==> flow/design.v <==
`timescale 10ns/1ns
module servo( input clk, input rst, output reg PWM, input [1:0]boton_cambiar_grados );
integer contador;
integer frecuencia;
integer auxContador;
reg C;
always@(posedge clk) begin
if (rst) begin
	PWM<=0;
	contador<=0;
end else begin
PWM<=~boton_cambiar_grados;
	auxContador=auxContador+1;
	if(boton_cambiar_grados==1)
		begin
				contador<= contador +1;                      
				if (contador< 75_000) 
				begin
					PWM <= 1;
				end
				else
				if (contador < 1_900_000)  
				begin
				PWM <= 0;
				end
	end			
	else if(boton_cambiar_grados==2)
		begin
				contador<= contador +1;                      
				if (contador<150_000)  
				begin
					PWM <= 1;
				end
				else
				if (contador < 1_850_000)  
				begin
				PWM <= 0;
				end
	end	
	else if(boton_cambiar_grados==3)
		begin
				contador<= contador +1;                      
				if (contador<240_000)	 
				begin
					PWM <= 1;
				end
				else
				if (contador < 1_800_000)  
				begin
				PWM <= 0;
				end
	end
	if(contador >=2_100_000)  
	begin
		contador <= 0;
	end			
end
end
 endmodule 
module ultrasonido1(input ultra, input clk, input rst, input echo, output reg done, output reg trigger, output reg [15:0] distance);
	parameter divH = 1000; 
	parameter divL = 2000;
	integer countF;
	integer countEcho;
	always @(posedge clk) begin 
		if (rst | ultra) 
		begin 
			countF <= 0;
			trigger <= 0;
		end 
		else 
		begin
			countF <= countF +1;  
			if (countF < divH+1)
				trigger <= 1;
			else
			if (countF < divL+1)
				trigger <= 0;
			else 
				countF <= 0;
		end
	end
	always @(posedge clk) begin
		if (rst) begin
			countEcho <= 0;
			done <= 0;
			distance <= 0;
		end
		else if (echo == 1) begin
			countEcho <= countEcho +1;
			done <= 0;
		end
		else
		begin
			if (echo == 0 & countEcho != 0)	
				distance <= (~countEcho*340)/2000000;
				countEcho <=0;
				done <= 1; 	
		end
	end
endmodule
`timescale 10ns/1ns
 module radar(  input clk, input rst, input echo, input [1:0] boton_cambiar_grados, output done, output trigger,
 output [15:0] distance, output PWM, input ultra);
 servo   servo( .clk (clk), .rst(rst), .PWM(PWM), .boton_cambiar_grados(boton_cambiar_grados));
 ultrasonido1 ultrasonido2( .ultra(ultra), .clk(clk), .rst(rst),  .echo(echo), .done(done), .trigger(trigger),.distance(distance));
 endmodule
==> Reports on radar <==
Tool output for the design above, in the order of the flow.
Line numbers count from 1 in the design file above.
Library cell names are shortened.
{ "inputs": {"top": "radar", "clock": "clk", "lib": "sky130hd", "corner": "tt_025C_1v80"} }

==> Elaborated design <==
Counts by Yosys on the flattened word-level netlist (proc, flatten, opt, wreduce; memories kept). Register bits leave out memories and registers merged into their read ports (data or address). Print and check cells are left out. Cells with the same type and inputs are merged into one.
{ "bits": {"regBits": 115, "inputBits": 6, "out_inout_bits": 19} }
{ "op_classes": {"addsub": 3, "n_mul": 1, "div": 1, "cmp": 9, "equal": 3, "n_mux": 17, "logic": 5, "reduce_and_logical": 6} }
{ "op_table": {"columns": ["operator", "count"], "rows": [
  ["divider 32 x 22 -> 32 bit with constant B", 1],
  ["multiplier 32 x 8 -> 30 bit with constant B", 1],
  ["two-way mux 32 bit", 5],
  ["adder 32 x 2 -> 32 bit with constant B", 3],
  ["< comparator 32 x 22 -> 1 bit with constant B", 3],
  ["< comparator 32 x 19 -> 1 bit with constant B", 2],
  ["< comparator 32 x 11 -> 1 bit with constant B", 1],
  ["< comparator 32 x 12 -> 1 bit with constant B", 1],
  ["< comparator 32 x 18 -> 1 bit with constant B", 1],
  ["greater-or-equal comparator 32 x 23 -> 1 bit with constant B", 1],
  ["NOT 32 bit", 1],
  ["nonzero test 32 bit", 1],
  ["two-way mux 1 bit", 12],
  ["== test 2 bit with constant B", 2],
  ["OR reduction 2 bit", 2],
  ["nonzero test 3 bit", 1],
  ["NOT 1 bit", 2],
  ["== test 2 x 1 -> 1 bit with constant B", 1],
  ["AND reduction 2 bit", 1],
  ["nonzero test 2 bit", 1],
  ["bitwise AND 1 bit", 1],
  ["bitwise OR 1 bit", 1]
]} }

==> Depth <==
Yosys ltp: most cells in a row. Word level: on the elaborated netlist, between registers, memories and ports. Mapped: between sequential cells and ports; inverters and the memories' decode and read muxes count.
{ "depth": {"depth_word": 6, "abc_area": 0, "depth_mapped": 79} }

==> Mapped cells and area <==
The flow's flattened synthesis, as Yosys stat reports it; memories are mapped. The netlist is that of the ABC_AREA named above (0 if unset); the other value can give another one.
Totals and module areas in this step are rounded.
{ "by_type": {"columns": ["cell_type", "count", "type_area_um2"], "rows": [
  ["dfxtp_1", 115, 2.3E+03],
  ["xnor2_1", 185, 1.62E+03],
  ["ha_1", 111, 1.39E+03],
  ["nor2_1", 307, 1.15E+03],
  ["fa_1", 46, 920.883],
  ["xor2_1", 82, 718.189],
  ["nand2_1", 187, 701.923],
  ["inv_1", 172, 645.619],
  ["a21oi_1", 122, 610.586],
  ["nand3_1", 114, 570.547],
  ["o21ai_0", 93, 465.446],
  ["nor3_1", 82, 410.394],
  ["nand4_1", 51, 319.056],
  ["a211oi_1", 40, 300.288],
  ["a31oi_1", 48, 300.288],
  ["nor4_1", 47, 294.032],
  ["and3_1", 44, 275.264],
  ["and2_1", 42, 262.752]
]} }
Other cell types: 125; their cells: 837.
{ "synth_totals": {"mapped_cells": 2725, "mapped_area_um2": 20300, "flip_flops": 115} }
The figures by module come from a second, unflattened synthesis with its own total; it is not the netlist above.
{ "unflattened": {"hier_cells": 2639, "area_unflattened_um2": 19500} }
Rows give one instance, submodules left out.
{ "modules": {"columns": ["mod", "instances", "n_cells", "mod_area_um2"], "rows": [
  ["ultrasonido1", 1, 2416, 17600],
  ["servo", 1, 223, 1870],
  ["radar", 1, 0, 0.0]
]} }

==> Path before layout <==
OpenSTA on the mapped netlist: ideal clock, no wires. The path of least setup slack (recovery checks aside). Input and output delay are each 20% of the period. Register names are those of the netlist, which keeps one name where synthesis merged equal registers.
{ "synth_timing": {"path_type": "reg-to-reg", "startpoint": "register ultrasonido2.countEcho[10]", "endpoint": "register ultrasonido2.distance[10]", "period_ns": 25.0, "launch_ns": 0.000, "arrival_time_ns": 17.149, "t_required_ns": 24.872, "path_slack_ns": 7.723, "delay_ns": 17.277, "driving_pins": 71, "synth_period_reached_ns": 17.277} }
"delay_ns" = arrival - input delay + setup time.
"driving_pins" counts driving pins, that of a launching flip-flop among them; a cell with two outputs on the path counts twice.
"synth_period_reached_ns" is the clock period less the worst setup slack; recovery checks do not enter. This is arithmetic on one report: input and output delays are still those of the set period (20% each).
Between the ends stands the longest chain of elaborated cells between them, by number of cells; it is not shown to be the way that was timed. Of several equally long chains one is given.
A line is the first line of the expression or statement that the cell stems from. Yosys adds cells for indexed reads and writes and turns some case tables into memories.
A register here has more assigning lines than the two given.
{ "synth_between": {"path_cell_list": "dfxtp_1 -> inv_1 -> ha_1 -> ha_1 -> fa_1 -> inv_1 -> fa_1 -> inv_1 -> ha_1 -> buf_2 -> a21o_1 -> o21bai_1 -> a32o_1 -> o311ai_2 -> nand3_1 -> a311oi_1 -> o32ai_1 -> nor4bb_1 -> (+35 left out) -> o41a_1 -> a211o_1 -> a31o_4 -> nand2_4 -> mux2i_1 -> o21a_1 -> nor2_1 -> nor3_1 -> mux2_1 -> nor4b_4 -> and2_1 -> ha_1 -> and3_1 -> a31oi_1 -> xnor2_1 -> nor2_1 -> a21oi_1 -> nor2_1", "elab_chain_len": 3, "cells_between": 6, "cone_lines": 2, "classes_between": "mul (1); div (1); logic (2); reduce/logical (2)"} }
{ "synth_rtl": {"columns": ["item", "line", "text"], "rows": [
  ["start: declaration", 64, "integer countEcho;"],
  ["start: assignment", 85, "countEcho <= 0;"],
  ["start: assignment", 90, "countEcho <= countEcho +1;"],
  ["NOT 32 bit", 96, "distance <= (~countEcho*340)/2000000;"],
  ["multiplier 32 x 8 -> 30 bit", 96, null],
  ["divider 32 x 22 -> 32 bit", 96, null],
  ["end: assignment", 87, "distance <= 0;"],
  ["end: assignment", 96, null],
  ["end: declaration", 60, "module ultrasonido1(input ultra, input clk, input rst, input echo, output reg done, output reg trigger, output ..."]
]} }

==> Timing after layout <==
Path of least setup slack in the final report of flow run 1 (OpenROAD, finished layout, wires in). Where an end is a register, its clock arrival counts in the times.
{ "layout_timing": {"path_type": "reg-to-reg", "startpoint": "register ultrasonido2.countEcho[5]", "endpoint": "register ultrasonido2.distance[10]", "period_ns": 13.5, "launch_ns": 0.41, "arrival_time_ns": 18.34, "t_required_ns": 13.79, "path_slack_ns": -4.55, "driving_pins": 77} }
Between the ends stands the longest chain of elaborated cells between them, by number of cells; it is not shown to be the way that was timed. Of several equally long chains one is given.
A register here has more assigning lines than the two given.
{ "layout_between": {"path_cell_list": "dfxtp_4 -> inv_4 -> ha_4 -> ha_2 -> inv_1 -> fa_2 -> fa_1 -> inv_1 -> ha_4 -> nor2_2 -> o31a_4 -> a2111o_1 -> and2_4 -> o311ai_4 -> buf_4 -> nand3_2 -> or4_1 -> a21o_1 -> (+41 left out) -> o41a_1 -> a211o_1 -> a31oi_4 -> nor2_4 -> buf_6 -> o31ai_2 -> a2111oi_4 -> a2111oi_0 -> a41oi_2 -> o2111ai_4 -> and2_4 -> ha_4 -> and3_4 -> a31oi_1 -> xnor2_1 -> nor2_1 -> a21oi_1 -> nor2_1", "elab_chain_len": 3, "cells_between": 6, "cone_lines": 2, "classes_between": "mul (1); div (1); logic (2); reduce/logical (2)"} }
{ "layout_rtl": {"columns": ["item", "line", "text"], "rows": [
  ["start: declaration", 64, "integer countEcho;"],
  ["start: assignment", 85, "countEcho <= 0;"],
  ["start: assignment", 90, "countEcho <= countEcho +1;"],
  ["NOT 32 bit", 96, "distance <= (~countEcho*340)/2000000;"],
  ["multiplier 32 x 8 -> 30 bit", 96, null],
  ["divider 32 x 22 -> 32 bit", 96, null],
  ["end: assignment", 87, "distance <= 0;"],
  ["end: assignment", 96, null],
  ["end: declaration", 60, "module ultrasonido1(input ultra, input clk, input rst, input echo, output reg done, output reg trigger, output ..."]
]} }

Subject: radar on sky130hd, stored results

Hello all,

Measured data: module radar, platform sky130hd, 6 stored runs of the flow under differing settings, order arbitrary. Input and output delays are each 20% of the period that was set; the output load is 0.01 pF.
"reached clock period" is the run's clock period less its worst setup slack. It is reckoned from that one timing run; input and output delays stay at 20% of the period that was set.
By "worst setup path time" is meant the share of the clock period that the worst setup path is allowed (20% is reserved at inputs, 20% at outputs), minus its slack. Clock arrival times at its registers enter into it.
The results are shown rounded.

==> flow run 1: settings <==
{ "CELL_PAD_IN_SITES_GLOBAL_PLACEMENT": 2, "CORE_ASPECT_RATIO": 0.53, "CORE_UTILIZATION": 31, "GPL_TIMING_DRIVEN": 0, "MAX_ROUTING_LAYER": "met4", "SETUP_SLACK_MARGIN": 1.95, "SLEW_MARGIN": 5, "period_ns": 13.5, "CAP_MARGIN": 20, "CORE_MARGIN": 2 }
==> flow run 1: results <==
utilization of the finished layout: 46.7 %
synthesized cell area: 20300 µm²
setup TNS: -68.6 ns
worst setup path time: 18.05 ns
critical path type: reg-to-reg
reached clock period: 18.052 ns
standard-cell area after routing: 30300 µm²
worst hold slack: 0.456 ns
die footprint: 67600 µm²
setup slack of the worst path: -4.55 ns

==> flow run 2: settings <==
{ "CAP_MARGIN": 15, "CELL_PAD_IN_SITES_DETAIL_PLACEMENT": 0, "CELL_PAD_IN_SITES_GLOBAL_PLACEMENT": 3, "CORE_ASPECT_RATIO": 1.69, "CTS_CLUSTER_DIAMETER": 129, "CTS_CLUSTER_SIZE": 55, "GPL_TIMING_DRIVEN": 0, "MAX_ROUTING_LAYER": "met5", "MIN_ROUTING_LAYER": "met2", "PLACE_DENSITY": 0.63, "SETUP_SLACK_MARGIN": 5.0, "SLEW_MARGIN": 40, "TNS_END_PERCENT": 15, "period_ns": 41.3, "CORE_MARGIN": 2, "CORE_UTILIZATION": 40 }
==> flow run 2: results <==
synthesized cell area: 20300 µm²
reached clock period: 24.441 ns
setup TNS: 0.000 ns
utilization of the finished layout: 44.1 %
setup slack of the worst path: 16.9 ns
worst hold slack: 0.464 ns
worst setup path time: 24.44 ns
critical path type: reg-to-reg
die footprint: 52600 µm²
standard-cell area after routing: 22100 µm²

==> flow run 3: settings <==
{ "CAP_MARGIN": 20, "CELL_PAD_IN_SITES_GLOBAL_PLACEMENT": 1, "CORE_ASPECT_RATIO": 1.34, "CORE_UTILIZATION": 32, "CTS_CLUSTER_DIAMETER": 331, "CTS_CLUSTER_SIZE": 36, "GPL_ROUTABILITY_DRIVEN": 0, "GPL_TIMING_DRIVEN": 1, "MAX_ROUTING_LAYER": "met4", "PLACE_DENSITY_LB_ADDON": 0.01, "SLEW_MARGIN": 5, "TNS_END_PERCENT": 25, "period_ns": 39.6, "CORE_MARGIN": 2 }
==> flow run 3: results <==
standard-cell area after routing: 21900 µm²
reached clock period: 22.909 ns
setup TNS: 0.000 ns
setup slack of the worst path: 16.7 ns
synthesized cell area: 20300 µm²
die footprint: 65500 µm²
worst hold slack: 0.455 ns
worst setup path time: 22.91 ns
critical path type: reg-to-reg
utilization of the finished layout: 35.1 %

==> flow run 4: settings <==
{ "CAP_MARGIN": 20, "CORE_MARGIN": 8, "CORE_UTILIZATION": 29, "GPL_ROUTABILITY_DRIVEN": 0, "GPL_TIMING_DRIVEN": 0, "MIN_ROUTING_LAYER": "met1", "PLACE_DENSITY_LB_ADDON": 0.07, "SETUP_SLACK_MARGIN": -2.0, "TNS_END_PERCENT": 65, "period_ns": 22.4, "SLEW_MARGIN": 20 }
==> flow run 4: results <==
reached clock period: 22.703 ns
standard-cell area after routing: 22300 µm²
die footprint: 78700 µm²
utilization of the finished layout: 32.0 %
setup TNS: -0.491 ns
synthesized cell area: 20300 µm²
worst setup path time: 22.70 ns
critical path type: reg-to-reg
worst hold slack: 0.454 ns
setup slack of the worst path: -0.303 ns

==> flow run 5: settings <==
{ "CAP_MARGIN": 10, "CELL_PAD_IN_SITES_GLOBAL_PLACEMENT": 1, "CORE_ASPECT_RATIO": 1.34, "CORE_UTILIZATION": 32, "CTS_CLUSTER_DIAMETER": 331, "CTS_CLUSTER_SIZE": 36, "GPL_ROUTABILITY_DRIVEN": 0, "GPL_TIMING_DRIVEN": 1, "MAX_ROUTING_LAYER": "met4", "PLACE_DENSITY_LB_ADDON": 0.01, "SETUP_SLACK_MARGIN": 2.52, "SLEW_MARGIN": 5, "TNS_END_PERCENT": 25, "period_ns": 19.0, "CORE_MARGIN": 2 }
==> flow run 5: results <==
utilization of the finished layout: 47.7 %
reached clock period: 17.204 ns
setup TNS: 0.000 ns
worst hold slack: 0.449 ns
standard-cell area after routing: 29900 µm²
synthesized cell area: 20300 µm²
worst setup path time: 17.20 ns
critical path type: reg-to-reg
setup slack of the worst path: 1.80 ns
die footprint: 65500 µm²

==> flow run 6: settings <==
{ "period_ns": 23.5, "CAP_MARGIN": 20, "CORE_MARGIN": 2, "CORE_UTILIZATION": 40, "SLEW_MARGIN": 20 }
==> flow run 6: results <==
worst setup path time: 22.08 ns
critical path type: reg-to-reg
reached clock period: 22.084 ns
die footprint: 52500 µm²
utilization of the finished layout: 43.4 %
setup slack of the worst path: 1.42 ns
synthesized cell area: 20300 µm²
setup TNS: 0.000 ns
worst hold slack: 0.454 ns
standard-cell area after routing: 21700 µm²

Thanks
